==> flow/design.v <==
module FE_STAGE(
  input clk,
  input reset,
  input [1-1:0] from_DE_to_FE,
  input [(1 + 1 + 1 + 32 + 32 )-1:0] from_AGEX_to_FE,   
  input [4-1:0] from_MEM_to_FE,   
  input [4-1:0] from_WB_to_FE, 
  output [16-2-1:0] imem_addr,
  input  [32-1:0] imem_data,
  output[(32+32+32+4)-1:0] FE_latch_out
);
  reg [(32+32+32+4)-1:0] FE_latch;   
  reg [32-1:0] PC_FE_latch;  
  wire [32-1:0] inst_FE;   
  wire [32-1:0] pcplus_FE;   
  wire stall_pipe;  
  wire [(32+32+32+4)-1:0] FE_latch_contents; 
  wire from_AGEX_is_br;
  wire from_AGEX_is_jmp;
  wire from_AGEX_br_cond;
  wire [32-1:0] from_AGEX_br_target;
  wire [32-1:0] from_AGEX_jmp_target;
  reg after_branch;  
  wire busy_stall;
  assign imem_addr = PC_FE_latch[16-1:2];
  assign inst_FE = imem_data;
  assign FE_latch_out = FE_latch;
  assign pcplus_FE = PC_FE_latch + 32'd4;
  assign FE_latch_contents = { 
                                inst_FE,
                                PC_FE_latch, 
                                pcplus_FE,
                                4'b1111  
                                };
   assign  {
                              from_AGEX_is_br,
                              from_AGEX_is_jmp,
                              from_AGEX_br_cond,
                              from_AGEX_br_target,
                              from_AGEX_jmp_target
                              } = from_AGEX_to_FE; 
   assign {
            busy_stall
            } = from_DE_to_FE;
  assign stall_pipe = after_branch;
  always @ (posedge clk or posedge reset) begin
    if(reset) begin
      PC_FE_latch <= 32'h100;
      after_branch <= 0;
      end
    else if(!stall_pipe) begin
            if (((inst_FE[31:28] == 4'b0010) || (inst_FE[31:28] == 4'b0011)) && !busy_stall)  
                after_branch <= 1;
            if (!busy_stall)
                PC_FE_latch <= pcplus_FE;  
            else
                PC_FE_latch <= PC_FE_latch;  
         end
    else if ((from_AGEX_is_br || from_AGEX_is_jmp)) begin
        if (from_AGEX_is_jmp) begin
            PC_FE_latch <= from_AGEX_jmp_target;
            after_branch <= 0; 
        end   
        else if (from_AGEX_br_cond) begin
            PC_FE_latch <= from_AGEX_br_target;
            after_branch <= 0;  
            end
        else
            PC_FE_latch <= PC_FE_latch;
            if (inst_FE[31:28] == 4'b0010)
                after_branch <= 1;
            else
                after_branch <= 0;  
        end
      else
        PC_FE_latch <= PC_FE_latch;
  end
  always @ (posedge clk or posedge reset) begin
    if(reset) 
        begin 
        FE_latch <= {(32+32+32+4){1'b0}}; 
        end 
     else    
        begin
            if (stall_pipe && !busy_stall && !(inst_FE[31:28] == 4'b0010))
                FE_latch <= {(32+32+32+4){1'b0}};  
            else if (!busy_stall)
                FE_latch <= FE_latch_contents; 
        end  
  end
endmodule
module DE_STAGE(
  input clk,
  input reset,
  input [(32+32+32+4)-1:0] from_FE_latch,
  input [(1 + 1 + 1 + 32 + 32 )-1:0] from_AGEX_to_DE,  
  input [4-1:0] from_MEM_to_DE,     
  input [(1 + 1 + 4 + 32 + 32)-1:0] from_WB_to_DE,  
  output [1-1:0] from_DE_to_FE,   
  output[(32+32+32+6+8+32+32+32 + 1 + 1 + 1 + 1 + 1+ 4 + 8 + 4)-1:0] DE_latch_out
);
  reg [(32+32+32+6+8+32+32+32 + 1 + 1 + 1 + 1 + 1+ 4 + 8 + 4)-1:0] DE_latch;
  reg [32-1:0] regs [(1 << 4)-1:0];
  reg [32-1:0] bb_table;  
  wire [32-1:0] inst_DE; 
  wire [32-1:0] inst_logic;
  wire clear_bubble_reg;
  wire [32-1:0] PC_DE;
  wire [32-1:0] pcplus_DE; 
  wire [6-1:0] op1_DE;
  wire [8-1:0] op2_DE;
  wire [16-1:0] imm_DE;
  wire [4-1:0] rd_DE;
  wire [4-1:0] rs_DE;
  wire [4-1:0] rt_DE;
  wire signed [32-1:0] regval1_DE;
  wire signed [32-1:0] regval2_DE;
  wire signed [32-1:0] sxt_imm_DE;
  wire is_br_DE;
  wire is_jmp_DE;
  wire writes_rt;
  wire rd_mem_DE;
  wire wr_mem_DE;
  wire wr_reg_DE;
  wire [4-1:0] wregno_DE;
  reg [32-1:0] prev_inst;
  reg should_bubble;
  wire busy_stall;
  reg [4-1:0] prev_write;
  reg prev_wr_reg_DE;
  wire[(32+32+32+6+8+32+32+32 + 1 + 1 + 1 + 1 + 1+ 4 + 8 + 4)-1:0] DE_latch_contents; 
  wire[4-1:0] bus_canary_DE; 
  wire from_WB_write;
  wire from_WB_readmem;
  wire [4-1:0] from_WB_regno;
  wire [32-1:0] from_WB_memval;
  wire [32-1:0] from_WB_aluval;
  wire from_AGEX_is_br;
  wire from_AGEX_is_jmp;
  wire from_AGEX_br_cond;
  wire [32-1:0] from_AGEX_br_target;
  wire [32-1:0] from_AGEX_jmp_target;
  assign op1_DE = inst_DE[31:26];   
  assign op2_DE = inst_DE[25:18];
  assign imm_DE = inst_DE[23:8];
  assign rd_DE = inst_DE[11:8];
  assign rs_DE = inst_DE[7:4];
  assign rt_DE = inst_DE[3:0];
  assign regval1_DE = regs[rs_DE];
  assign regval2_DE = regs[rt_DE];
  assign writes_rt = ((op1_DE == 6'b010010) || (inst_DE[31] == 1'b1) || (is_jmp_DE));
  assign is_br_DE = (inst_DE[31:28] == 4'b0010);
  assign is_jmp_DE = (inst_DE[31:28] == 4'b0011);
  assign rd_mem_DE = (op1_DE == 6'b010010);  
  assign wr_reg_DE = (writes_rt || (op1_DE == 6'b000000));
  assign wr_mem_DE = (op1_DE == 6'b011010);  
  assign wregno_DE = (writes_rt) ? rt_DE : rd_DE;
  assign DE_latch_out = DE_latch; 
  SXT mysxt (.IN(imm_DE), .OUT(sxt_imm_DE));
  assign {
            inst_DE,
            PC_DE, 
            pcplus_DE,
            bus_canary_DE 
            }  = from_FE_latch;   
  assign {
    from_WB_write,  
    from_WB_readmem,  
    from_WB_regno,  
    from_WB_memval,  
    from_WB_aluval   
  } = from_WB_to_DE;
  assign {
    from_AGEX_is_br,
    from_AGEX_is_jmp,
    from_AGEX_br_cond,
    from_AGEX_br_target,
    from_AGEX_jmp_target
  } = from_AGEX_to_DE;
  assign from_DE_to_FE = {busy_stall};
  wire busy_rs;
  wire busy_rt;
  assign busy_rs = bb_table[rs_DE];
  assign busy_rt = bb_table[rt_DE];
  assign busy_stall = 0;  
    assign DE_latch_contents = {
                                  inst_DE,                         
                                  PC_DE,
                                  pcplus_DE,
                                  op1_DE,
                                  op2_DE,
                                  regval1_DE,
                                  regval2_DE,
                                  sxt_imm_DE,
                                  is_br_DE,
                                  is_jmp_DE,
                                  rd_mem_DE,
                                  wr_mem_DE,
                                  wr_reg_DE,
                                  wregno_DE,
                                  rs_DE,
                                  rt_DE,
                                   bus_canary_DE 
                                  }; 
  always @ (negedge clk or posedge reset) begin
    if(reset) begin
	  	regs[0] <= {32{1'b0}};
	  	regs[1] <= {32{1'b0}};
	   	regs[2] <= {32{1'b0}};
		  regs[3] <= {32{1'b0}};
	  	regs[4] <= {32{1'b0}};
		  regs[5] <= {32{1'b0}};
		  regs[6] <= {32{1'b0}};
		  regs[7] <= {32{1'b0}};
		  regs[8] <= {32{1'b0}};
		  regs[9] <= {32{1'b0}};
		  regs[10] <= {32{1'b0}};
		  regs[11] <= {32{1'b0}};
		  regs[12] <= {32{1'b0}};
		  regs[13] <= {32{1'b0}};
		  regs[14] <= {32{1'b0}};
		  regs[15] <= {32{1'b0}}; 
		  bb_table <= 0;
     end else begin
        if (from_WB_write) begin
            regs[from_WB_regno] <= (from_WB_readmem) ? from_WB_memval : from_WB_aluval;
            bb_table[from_WB_regno] <= 0;  
        end
        if (prev_wr_reg_DE)
            bb_table[prev_write] <= 1;   
     end
  end
  always @ (posedge clk or posedge reset) begin
    if(reset) begin
      DE_latch <= {(32+32+32+6+8+32+32+32 + 1 + 1 + 1 + 1 + 1+ 4 + 8 + 4){1'b0}};
      should_bubble <= 0;
      prev_write <= 0;
      prev_wr_reg_DE <= 0;
      end
     else begin
     if (busy_stall || should_bubble)
        DE_latch <= {(32+32+32+6+8+32+32+32 + 1 + 1 + 1 + 1 + 1+ 4 + 8 + 4){1'b0}};
     else
        DE_latch <= DE_latch_contents;
      if (!busy_stall) begin
        prev_wr_reg_DE <= wr_reg_DE;
        if (wr_reg_DE)                                        
            prev_write <= wregno_DE;
        end
      else begin
        prev_wr_reg_DE <= 0;
        prev_write <= 0;
        end
      if ((!should_bubble) && (!busy_stall))       
        should_bubble <= (is_br_DE || is_jmp_DE);
      else if ((from_AGEX_is_br || from_AGEX_is_jmp))
        should_bubble <= 0;
     end
  end
endmodule
module SXT(IN, OUT);
  parameter IBITS = 16;
  parameter OBITS = 32;
  input  [IBITS-1:0] IN;
  output [OBITS-1:0] OUT;
  assign OUT = {{(OBITS-IBITS){IN[IBITS-1]}}, IN};
endmodule
module AGEX_STAGE(
  input clk,
  input reset,
  input [4 + 1 + 32-1:0] from_MEM_to_AGEX,    
  input [4 + 1 + 32-1:0] from_WB_to_AGEX,   
  input [(32+32+32+6+8+32+32+32 + 1 + 1 + 1 + 1 + 1+ 4 + 8 + 4)-1:0] from_DE_latch,
  output[(32+32+32 + 32 + 1 + 1 + 1 + 4 + 4)-1:0] AGEX_latch_out,
  output[(1 + 1 + 1 + 32 + 32 )-1:0] from_AGEX_to_FE,
  output[(1 + 1 + 1 + 32 + 32 )-1:0] from_AGEX_to_DE
);
  reg [(32+32+32 + 32 + 1 + 1 + 1 + 4 + 4)-1:0] AGEX_latch; 
  assign AGEX_latch_out = AGEX_latch;
  wire[(32+32+32 + 32 + 1 + 1 + 1 + 4 + 4)-1:0] AGEX_latch_contents; 
  wire [32-1:0]inst_AGEX; 
  wire [32-1:0]PC_AGEX;
  wire [32-1:0]pcplus_AGEX; 
  wire [6-1:0] op1_AGEX;
  wire [8-1:0] op2_AGEX;
  wire [16-1:0] imm_AGEX;
  wire signed [32-1:0] regval1_AGEX;
  wire signed [32-1:0] regval2_AGEX;
  wire signed [32-1:0] sxt_imm_AGEX;
  wire signed [32-1:0] raw1;
  wire signed [32-1:0] raw2;
  wire forward_check1EX;
  wire forward_check2EX;
  wire forward_check1MEM;
  wire forward_check2MEM;
  wire [3:0] ex_dest;
  wire ex_write;
  wire [32-1:0] alu_forward; 
  wire [3:0] memwb_dest;
  wire memwb_write;
  wire [32-1:0] wb_forward;
  wire is_br_AGEX;
  wire is_jmp_AGEX;
  wire rd_mem_AGEX;
  wire wr_mem_AGEX;
  wire wr_reg_AGEX;
  wire [4-1:0] wregno_AGEX;
  reg br_cond_AGEX;
  reg [32-1:0] aluout_AGEX; 
  wire[32-1:0] pctarget_AGEX;
  wire[32-1:0] pctarget_AGEX_JMP; 
  wire[3:0] incoming_reg1;
  wire[3:0] incoming_reg2;
  wire[4-1:0] bus_canary_AGEX; 
  always @ (op1_AGEX or regval1_AGEX or regval2_AGEX) begin
    case (op1_AGEX)
      6'b001000 : br_cond_AGEX = (regval1_AGEX == regval2_AGEX);
      6'b001001 : br_cond_AGEX = (regval1_AGEX < regval2_AGEX);
      6'b001010 : br_cond_AGEX = (regval1_AGEX <= regval2_AGEX);
      6'b001011 : br_cond_AGEX = (regval1_AGEX != regval2_AGEX);
      default : br_cond_AGEX = 1'b0;
    endcase
  end
  always @ (op1_AGEX or op2_AGEX or regval1_AGEX or regval2_AGEX or sxt_imm_AGEX) begin
    if(op1_AGEX == 6'b000000)
      case (op2_AGEX)
			8'b00001000	 : aluout_AGEX = {31'b0, regval1_AGEX == regval2_AGEX};
			8'b00001001	 : aluout_AGEX = {31'b0, regval1_AGEX < regval2_AGEX};
		    8'b00001010  : aluout_AGEX = {31'b0, regval1_AGEX <= regval2_AGEX};
		    8'b00001011  : aluout_AGEX = {31'b0, regval1_AGEX != regval2_AGEX};
		    8'b00100000  : aluout_AGEX = (regval1_AGEX + regval2_AGEX);
		    8'b00100100  : aluout_AGEX = (regval1_AGEX & regval2_AGEX);
		    8'b00100101  : aluout_AGEX = (regval1_AGEX | regval2_AGEX);
		    8'b00100110  : aluout_AGEX = (regval1_AGEX ^ regval2_AGEX);
		    8'b00101000  : aluout_AGEX = (regval1_AGEX - regval2_AGEX);
		    8'b00101100  : aluout_AGEX = (~(regval1_AGEX & regval2_AGEX));
		    8'b00101101  : aluout_AGEX = (~(regval1_AGEX | regval2_AGEX));
		    8'b00101110  : aluout_AGEX = (~(regval1_AGEX ^ regval2_AGEX));
		    8'b00110000  : aluout_AGEX = (regval1_AGEX >> regval2_AGEX);
		    8'b00110001  : aluout_AGEX = (regval1_AGEX << regval2_AGEX);
			default	 : aluout_AGEX = {32{1'b0}};
		endcase
	 else if(op1_AGEX == 6'b010010 || op1_AGEX == 6'b011010 || op1_AGEX == 6'b100000)
		aluout_AGEX = regval1_AGEX + sxt_imm_AGEX;
	 else if(op1_AGEX == 6'b100100)
		aluout_AGEX = regval1_AGEX & sxt_imm_AGEX;
	 else if(op1_AGEX == 6'b100101)
		aluout_AGEX = regval1_AGEX | sxt_imm_AGEX;
	 else if(op1_AGEX == 6'b100110)
		aluout_AGEX = regval1_AGEX ^ sxt_imm_AGEX;
     else if(op1_AGEX == 6'b001100)
        aluout_AGEX = PC_AGEX + 4;  
	 else
		aluout_AGEX = {32{1'b0}};
	 end
    assign pctarget_AGEX = PC_AGEX + 4 + 4 * sxt_imm_AGEX;
    assign pctarget_AGEX_JMP = regval1_AGEX + 4 * sxt_imm_AGEX;
    assign {
      ex_dest,
      ex_write,
      alu_forward
    } = from_MEM_to_AGEX;
    assign {
      memwb_dest,
      memwb_write,
      wb_forward
    } = from_WB_to_AGEX;
    wire[4-1:0] in_destex;
    wire[4-1:0] raw_destex;
    assign in_destex = raw_destex;
    wire forward_checkDESTEX;
    assign forward_check1EX = ((incoming_reg1 == ex_dest) & ex_write);
    assign forward_check2EX = ((incoming_reg2 == ex_dest) & ex_write);
    assign forward_checkDESTEX = (((in_destex == ex_dest) & ex_write) & (op1_AGEX == 6'b010010 || op1_AGEX == 6'b011010 || op1_AGEX == 6'b100000));
    assign forward_check1MEM = (memwb_write & (memwb_dest == incoming_reg1) & (~(ex_dest == incoming_reg1) || (ex_write == 0)));
    assign forward_check2MEM = (memwb_write & (memwb_dest == incoming_reg2) & (~(ex_dest == incoming_reg2) || (ex_write == 0)));
    assign forward_checkDESTMEM = ((memwb_write & (memwb_dest == in_destex) & (~(ex_dest == in_destex) || (ex_write == 0))) & (op1_AGEX == 6'b010010 || op1_AGEX == 6'b011010 || op1_AGEX == 6'b100000));
    assign regval1_AGEX = forward_check1EX ? alu_forward : (forward_check1MEM ? wb_forward : raw1);
    assign regval2_AGEX = forward_check2EX ? alu_forward : (forward_check2MEM ? wb_forward : raw2);
    assign wregno_AGEX = in_destex;
    assign  {
                                  inst_AGEX,
                                  PC_AGEX,
                                  pcplus_AGEX,
                                  op1_AGEX,
                                  op2_AGEX,
                                  raw1,
                                  raw2,
                                  sxt_imm_AGEX,                                
                                  is_br_AGEX,
                                  is_jmp_AGEX,
                                  rd_mem_AGEX,
                                  wr_mem_AGEX,
                                  wr_reg_AGEX,
                                  raw_destex,
                                  incoming_reg1,
                                  incoming_reg2,
                                  bus_canary_AGEX
                                  } = from_DE_latch; 
  assign AGEX_latch_contents = {
                                inst_AGEX,
                                PC_AGEX,
                                aluout_AGEX,
                                regval2_AGEX,
                                rd_mem_AGEX,
                                wr_mem_AGEX,
                                wr_reg_AGEX,
                                wregno_AGEX,
                                bus_canary_AGEX     
                                 }; 
  assign from_AGEX_to_FE = {
                                is_br_AGEX,  
                                is_jmp_AGEX,  
                                br_cond_AGEX,  
                                pctarget_AGEX,  
                                pctarget_AGEX_JMP  
                                 }; 
  assign from_AGEX_to_DE = {
                                is_br_AGEX,  
                                is_jmp_AGEX,  
                                br_cond_AGEX,  
                                pctarget_AGEX,  
                                pctarget_AGEX_JMP  
                                 };
  always @ (posedge clk or posedge reset) begin
    if(reset) begin
      AGEX_latch <= {(32+32+32 + 32 + 1 + 1 + 1 + 4 + 4){1'b0}};
        end 
    else 
        begin
            AGEX_latch <= AGEX_latch_contents ;
        end 
  end
endmodule
module MEM_STAGE(
  input clk,
  input reset,
  input  [3:0] KEY,
  output [16-2-1:0] dmem_addr,
  output [32-1:0] dmem_wdata,
  output dmem_we,
  output dmem_re,
  input  [32-1:0] dmem_rdata,
  input [4-1:0] from_WB_to_MEM,  
  input [(32+32+32 + 32 + 1 + 1 + 1 + 4 + 4)-1:0] from_AGEX_latch, 
  output[(32+32+32 +32 + 32 + 1 + 1 + 4 + 1 + 32 + 32 + 4)-1:0] MEM_latch_out,
  output[4-1:0] from_MEM_to_FE,
  output[4-1:0] from_MEM_to_DE,
  output[4 + 1 + 32-1:0] from_MEM_to_AGEX
);
  reg [(32+32+32 +32 + 32 + 1 + 1 + 4 + 1 + 32 + 32 + 4)-1:0] MEM_latch; 
  wire[(32+32+32 +32 + 32 + 1 + 1 + 4 + 1 + 32 + 32 + 4)-1:0] MEM_latch_contents; 
  wire [32-1:0] rd_val_MEM; 
  wire [32-1:0] memaddr_MEM; 
  wire [32-1:0] inst_MEM; 
  wire [32-1:0] PC_MEM;
  wire [32-1:0] aluout_MEM; 
  wire [32-1:0] regval2_MEM;
  wire rd_mem_MEM;
  wire wr_mem_MEM;
  wire wr_reg_MEM;
  wire [4-1:0] wregno_MEM;
  wire [32-1:0 ] regval_MEM;  
   wire [4-1:0] bus_canary_MEM;
  assign rd_val_MEM = (memaddr_MEM == 32'hFFFFF080) ? {{(32-4){1'b0}}, ~KEY} :
  								dmem_rdata;
  assign dmem_addr = memaddr_MEM[16-1:2];
  assign dmem_wdata = regval2_MEM;
  assign dmem_we = wr_mem_MEM;
  assign dmem_re = rd_mem_MEM;
   assign MEM_latch_out = MEM_latch; 
   assign memaddr_MEM = aluout_MEM;
   assign regval_MEM = 0;
   assign {
                                inst_MEM,
                                PC_MEM,
                                aluout_MEM,
                                regval2_MEM,
                                rd_mem_MEM,
                                wr_mem_MEM,
                                wr_reg_MEM,
                                wregno_MEM,
                                 bus_canary_MEM
                                 } = from_AGEX_latch;  
   assign MEM_latch_contents = {
                                inst_MEM,
                                PC_MEM,
                                memaddr_MEM,
                                regval_MEM,
                                regval2_MEM, 
                                wr_mem_MEM,
                                wr_reg_MEM,
                                wregno_MEM,
                                rd_mem_MEM,  
                                rd_val_MEM,  
                                aluout_MEM,  
                              bus_canary_MEM                   
   };
   assign from_MEM_to_AGEX = {
                                wregno_MEM,
                                wr_reg_MEM,
                                aluout_MEM
   };
  always @ (posedge clk or posedge reset) begin
    if(reset) begin
        MEM_latch <= {(32+32+32 +32 + 32 + 1 + 1 + 4 + 1 + 32 + 32 + 4){1'b0}}; 
    end
    else 
     begin 
        MEM_latch <= MEM_latch_contents;
     end 
  end
endmodule
module WB_STAGE(
  input clk,
  input reset,  
  input [(32+32+32 +32 + 32 + 1 + 1 + 4 + 1 + 32 + 32 + 4)-1:0] from_MEM_latch,
  output[4-1:0] from_WB_to_FE,
  output[(1 + 1 + 4 + 32 + 32)-1:0] from_WB_to_DE,  
  output[4 + 1 + 32-1:0] from_WB_to_AGEX,
  output[4-1:0] from_WB_to_MEM,
  output [6:0] HEX0,
  output [6:0] HEX1, 
  output [9:0] LEDR 
);
  wire [32-1:0]inst_WB; 
  wire [32-1:0]PC_WB;
  wire [32-1:0] memaddr_WB; 
  wire [32-1:0] regval_WB; 
  wire [32-1:0] regval2_WB;
  wire wr_mem_WB;
  wire wr_reg_WB;
  wire [4-1:0] wregno_WB;
  wire [4-1:0] bus_canary_WB;
  reg [23:0] HEX_out; 
  reg [9:0] LEDR_out; 
  wire rd_mem_WB;
  wire [32-1:0] rd_val_WB;
  wire [32-1:0] aluout_WB;
 always @ (posedge clk or posedge reset) begin
    if(reset)
	   HEX_out <= 24'hFEDEAD;
	 else if(wr_mem_WB && (memaddr_WB == 32'hFFFFF000))
      HEX_out <= regval2_WB[24-1:0];
  end
  assign HEX0 = HEX_out[3:0];  
  assign HEX1 = HEX_out[7:4];
   assign {
                                inst_WB,                        
                                PC_WB,
                                memaddr_WB,
                                regval_WB,
                                regval2_WB,
                                wr_mem_WB,
                                wr_reg_WB,
                                wregno_WB,
                                rd_mem_WB,
                                rd_val_WB, 
                                aluout_WB, 
                                 bus_canary_WB 
                                 } = from_MEM_latch; 
   assign from_WB_to_DE = {
                                wr_reg_WB,  
                                rd_mem_WB,  
                                wregno_WB,  
                                rd_val_WB,  
                                aluout_WB   
   };
   assign from_WB_to_AGEX = {
                                wregno_WB,
                                wr_reg_WB,
                                aluout_WB
   };
   always @ (posedge clk or posedge reset) begin
    if(reset)
	   LEDR_out <= 0;
	 else if(wr_mem_WB && (memaddr_WB == 32'hFFFFF020))
      LEDR_out <= regval2_WB[10-1:0];
  end
  assign LEDR = LEDR_out;
endmodule 
module project3_frame(
  input        CLOCK_50,
  input        RESET_N,
  input  [3:0] KEY,
  output [6:0] HEX0,
  output [6:0] HEX1,
  output [9:0] LEDR,
  output [16-2-1:0] imem_addr,
  input  [32-1:0] imem_data,
  output [16-2-1:0] dmem_addr,
  output [32-1:0] dmem_wdata,
  output dmem_we,
  output dmem_re,
  input  [32-1:0] dmem_rdata
);
 wire clk;
 wire reset; 
  assign clk = CLOCK_50;
  assign reset = !RESET_N;
  wire [(32+32+32+4)-1:0] FE_latch_out; 
  wire [(32+32+32+6+8+32+32+32 + 1 + 1 + 1 + 1 + 1+ 4 + 8 + 4)-1:0] DE_latch_out; 
  wire [(32+32+32 + 32 + 1 + 1 + 1 + 4 + 4)-1:0] AGEX_latch_out; 
  wire [(32+32+32 +32 + 32 + 1 + 1 + 4 + 1 + 32 + 32 + 4)-1:0] MEM_latch_out;
  wire [1-1:0] from_DE_to_FE;
  wire [(1 + 1 + 1 + 32 + 32 )-1:0] from_AGEX_to_FE;
  wire [4-1:0] from_MEM_to_FE;
  wire [4-1:0] from_WB_to_FE;
  wire [(1 + 1 + 1 + 32 + 32 )-1:0] from_AGEX_to_DE;
  wire [4-1:0] from_MEM_to_DE;
  wire [(1 + 1 + 4 + 32 + 32)-1:0] from_WB_to_DE;
  wire [4 + 1 + 32-1:0] from_MEM_to_AGEX;
  wire [4 + 1 + 32-1:0] from_WB_to_AGEX;
  wire [4-1:0] from_WB_to_MEM;
FE_STAGE my_FE_stage(
    .clk(clk), 
    .reset(reset), 
    .from_DE_to_FE(from_DE_to_FE),
    .from_AGEX_to_FE(from_AGEX_to_FE),
    .from_MEM_to_FE(from_MEM_to_FE),
    .from_WB_to_FE(from_WB_to_FE),
    .imem_addr(imem_addr),
    .imem_data(imem_data),
    .FE_latch_out(FE_latch_out)); 
DE_STAGE my_DE_stage(
  .clk(clk),
  .reset(reset),
  .from_FE_latch(FE_latch_out),
  .from_AGEX_to_DE(from_AGEX_to_DE),  
  .from_MEM_to_DE(from_MEM_to_DE),     
  .from_WB_to_DE(from_WB_to_DE), 
  .from_DE_to_FE(from_DE_to_FE),   
  .DE_latch_out(DE_latch_out)
);
AGEX_STAGE my_AGEX_stage(
  .clk(clk),
  .reset(reset),
  .from_MEM_to_AGEX(from_MEM_to_AGEX),    
  .from_WB_to_AGEX(from_WB_to_AGEX),   
  .from_DE_latch(DE_latch_out),
  .AGEX_latch_out(AGEX_latch_out),
  .from_AGEX_to_FE(from_AGEX_to_FE),
  .from_AGEX_to_DE(from_AGEX_to_DE)
);
MEM_STAGE my_MEM_stage(
  .clk(clk),
  .reset(reset),
  .KEY(KEY),
  .dmem_addr(dmem_addr),
  .dmem_wdata(dmem_wdata),
  .dmem_we(dmem_we),
  .dmem_re(dmem_re),
  .dmem_rdata(dmem_rdata),
  .from_WB_to_MEM(from_WB_to_MEM),  
  .from_AGEX_latch(AGEX_latch_out), 
  .MEM_latch_out(MEM_latch_out),
  .from_MEM_to_FE(from_MEM_to_FE),
  .from_MEM_to_DE(from_MEM_to_DE),
  .from_MEM_to_AGEX(from_MEM_to_AGEX)
);     
WB_STAGE my_WB_stage(
  .clk(clk),
  .reset(reset),  
  .from_MEM_latch(MEM_latch_out),
  .from_WB_to_FE(from_WB_to_FE),
  .from_WB_to_DE(from_WB_to_DE),  
  .from_WB_to_AGEX(from_WB_to_AGEX),
  .from_WB_to_MEM(from_WB_to_MEM),
  .HEX0(HEX0),
  .HEX1(HEX1), 
  .LEDR(LEDR) 
);
endmodule
## Tool chain data of project3_frame

Tool output for the design above, in the order of the flow.
Line numbers count from 1 in the design file above.
Operators carry their Yosys type and port widths (W data, S select, Z words).
Library cell names are shortened.
Not given: n/a

| design | value |
|---|---|
| top | project3_frame |
| clock port | CLOCK_50 |
| standard-cell library | sky130hd |
| library corner | tt_025C_1v80 |

## Word-level counts

Source: Yosys, flattened and elaborated. Widths are those after wreduce. Registers that Yosys merges into a memory's read port (data or address) are not register bits. Print and check cells do not count.

| word-level totals | value |
|---|---|
| register bits after elaboration | 1,073 |
| bits of input ports | 70 |
| output and inout port bits | 86 |
| cells after elaboration | 209 |

| cells by class | value |
|---|---|
| $add $sub $neg | 7 |
| magnitude comparators | 2 |
| equality and inequality tests | 89 |
| shift operators | 2 |
| muxes and demuxes | 29 |
| bitwise operators | 19 |
| reductions and logical operators | 36 |

Operators by type and width:

| cell | number |
|---|---|
| $pmux W32 S16 | 2 |
| $mux W32 | 16 |
| $pmux W32 S14 | 1 |
| $mux W195 | 1 |
| $add A32 B32 Y32 | 4 |
| $mux W100 | 1 |
| $eq A32 B32 Y1 const B | 3 |
| $not A32 Y32 | 3 |
| $eq A4 B4 Y1 const B | 24 |
| $eq A8 B6 Y1 const B | 10 |
| $add A32 B3 Y32 const B | 2 |
| $and A32 B32 Y32 | 2 |
| $or A32 B32 Y32 | 2 |
| $xor A32 B32 Y32 | 2 |
| $eq A4 B3 Y1 const B | 12 |
| $eq A4 B2 Y1 const B | 10 |
| $reduce_and A2 Y1 | 17 |
| $sub A32 B32 Y32 | 1 |
| $le A32 B32 Y1 | 1 |
| $lt A32 B32 Y1 | 1 |
| $eq A32 B32 Y1 | 1 |
| $ne A32 B32 Y1 | 1 |
| $shl A32 B32 Y32 | 1 |
| $shr A32 B32 Y32 | 1 |
| $eq A8 B4 Y1 const B | 4 |
| $eq A6 B4 Y1 const B | 5 |
| $eq A4 B4 Y1 | 6 |
| $eq A6 B5 Y1 const B | 4 |

Not listed: further kinds 15, cells in them 46.

## Logic depth

Yosys ltp: most cells in a row. Word level: on the elaborated netlist, between registers, memories and ports. Mapped: between sequential cells and ports; inverters and the memories' decode and read muxes count.

| logic depth | value |
|---|---|
| depth after elaboration | 12 |
| ABC_AREA | 0 |
| mapped depth | 24 |
| gate-level depth less buffers | 19 |

## Mapped cells and area

Source: synth_stat.txt of the flow (Yosys; design flattened, memories mapped). It holds for the ABC_AREA given above (unset counts as 0); a run with the other value may have another netlist.

Cell types:

| cell | number | area in all (um^2) |
|---|---|---|
| dfrtn_1 | 512 | 1.28E+04 |
| dfrtp_1 | 399 | 9.98E+03 |
| a21oi_1 | 621 | 3.11E+03 |
| a22oi_1 | 365 | 2.74E+03 |
| nor2_1 | 718 | 2.7E+03 |
| ha_1 | 206 | 2.58E+03 |
| mux2i_1 | 242 | 2.42E+03 |
| o21ai_0 | 388 | 1.94E+03 |
| nand2_1 | 449 | 1.69E+03 |
| clkbuf_1 | 396 | 1.49E+03 |
| xnor2_1 | 149 | 1.31E+03 |
| nand4_1 | 159 | 994.704 |
| nor3_1 | 167 | 835.802 |
| and2_1 | 107 | 669.392 |
| a221oi_1 | 76 | 665.638 |
| xor2_1 | 74 | 648.122 |
| nand3_1 | 118 | 590.566 |
| inv_1 | 142 | 533.011 |

Other cell types: 70; their cells: 989.

| synthesis totals | value |
|---|---|
| mapped cells | 6,277 |
| cell area after synthesis | 55,061.6 um^2 |
| area of sequential cells | 22,954.5 um^2 |
| flip-flops | 917 |
| buffers | 542 |

By module: a second synthesis without flattening, with its own total; a netlist apart from the flattened one above.

| second synthesis, totals | value |
|---|---|
| cells (unflattened synthesis) | 7,566 |
| area total of the unflattened synthesis | 68,909.8 um^2 |

Each row is one instance without its submodules.

Modules:

| module | times used | cells | area (um^2) | sequential area (um^2) |
|---|---|---|---|---|
| DE_STAGE | 1 | 3,440 | 33,134.3 | 17,967.2 |
| AGEX_STAGE | 1 | 2,949 | 21,825.9 | 3,478.3 |
| FE_STAGE | 1 | 593 | 6,178.4 | 3,204.3 |
| MEM_STAGE | 1 | 380 | 5,804.3 | 4,279.1 |
| WB_STAGE | 1 | 171 | 1,722.9 | 456.7 |
| SXT | 1 | 32 | 240.2 | 0.0 |
| project3_frame | 1 | 1 | 3.8 | 0.0 |

Design project3_frame on sky130hd. What follows are 4 stored runs of the flow, each under its own settings; their order means nothing. The constraints put input and output delay at 20% of the set period each and load the outputs with 0.01 pF.
"clock period reached": clock period set for the run, less the worst setup slack. It is reckoned from that one timing run; input and output delays stay at 20% of the period that was set.
"worst path time" = time allowed to the worst setup path (clock period - input delay - output delay, where it has them) - its slack; a late launch clock adds to it, a late capture clock takes from it.
By "total power of the final layout" is meant OpenSTA's value without simulated activity: inputs other than the clock are taken to toggle once in ten clock periods, and the tool carries that through the logic.
Among the settings, -- means not set for that run.
Results: -- = not shown.

| name | run 1 | run 2 | run 3 | run 4 |
|---|---|---|---|---|
| ABC_AREA | 0 | -- | -- | 1 |
| CELL_PAD_IN_SITES_DETAIL_PLACEMENT | 0 | -- | -- | 1 |
| CELL_PAD_IN_SITES_GLOBAL_PLACEMENT | 0 | -- | 2 | -- |
| CORE_MARGIN | 10 | 2 | 2 | 2 |
| CORE_UTILIZATION | 36 | 40 | 18 | 35 |
| CTS_CLUSTER_SIZE | 65 | -- | 74 | 37 |
| GPL_ROUTABILITY_DRIVEN | 1 | -- | -- | -- |
| PLACE_DENSITY | 0.89 | -- | -- | 0.74 |
| SLEW_MARGIN | 0 | 20 | 20 | 5 |
| TNS_END_PERCENT | 30 | -- | -- | 60 |
| period_ns | 9.32 | 6.98 | 8.99 | 7.75 |
| CAP_MARGIN | 20 | 20 | 20 | 15 |
| SETUP_SLACK_MARGIN | -- | 0.64 | -- | -- |
| MAX_ROUTING_LAYER | -- | -- | met5 | met5 |
| PLACE_DENSITY_LB_ADDON | -- | -- | 0.04 | -- |
| CTS_CLUSTER_DIAMETER | -- | -- | -- | 151 |
| GPL_TIMING_DRIVEN | -- | -- | -- | 0 |
| HOLD_SLACK_MARGIN | -- | -- | -- | 0.13 |
| MIN_ROUTING_LAYER | -- | -- | -- | met1 |
| total power of the final layout (mW) | 23.729 | 32.870 | 27.613 | 29.405 |
| worst-case hold slack (ns) | 0.354 | 0.349 | 0.349 | 0.351 |
| standard-cell area after layout (um^2) | 62,015.7 | 62,680.1 | 66,457.5 | 62,706.4 |
| worst path time (ns) | -- | -- | -- | 7.82 |
| worst setup path kind | -- | -- | -- | register to register |
| final utilization | 0.408 | 0.458 | 0.218 | 0.387 |
| summed negative setup slack (ns) | 0.000 | 0.000 | 0.000 | -0.245 |
| clock period reached (ns) | -- | -- | -- | 7.824 |
| lowest setup slack (ns) | 1.803 | 0.762 | 1.694 | -0.074 |
| Yosys chip area after synthesis (um^2) | 55,061.6 | 55,061.6 | 55,061.6 | 56,928.3 |
| full die area (um^2) | 168,991.0 | 140,636.0 | 310,338.0 | 165,893.0 |
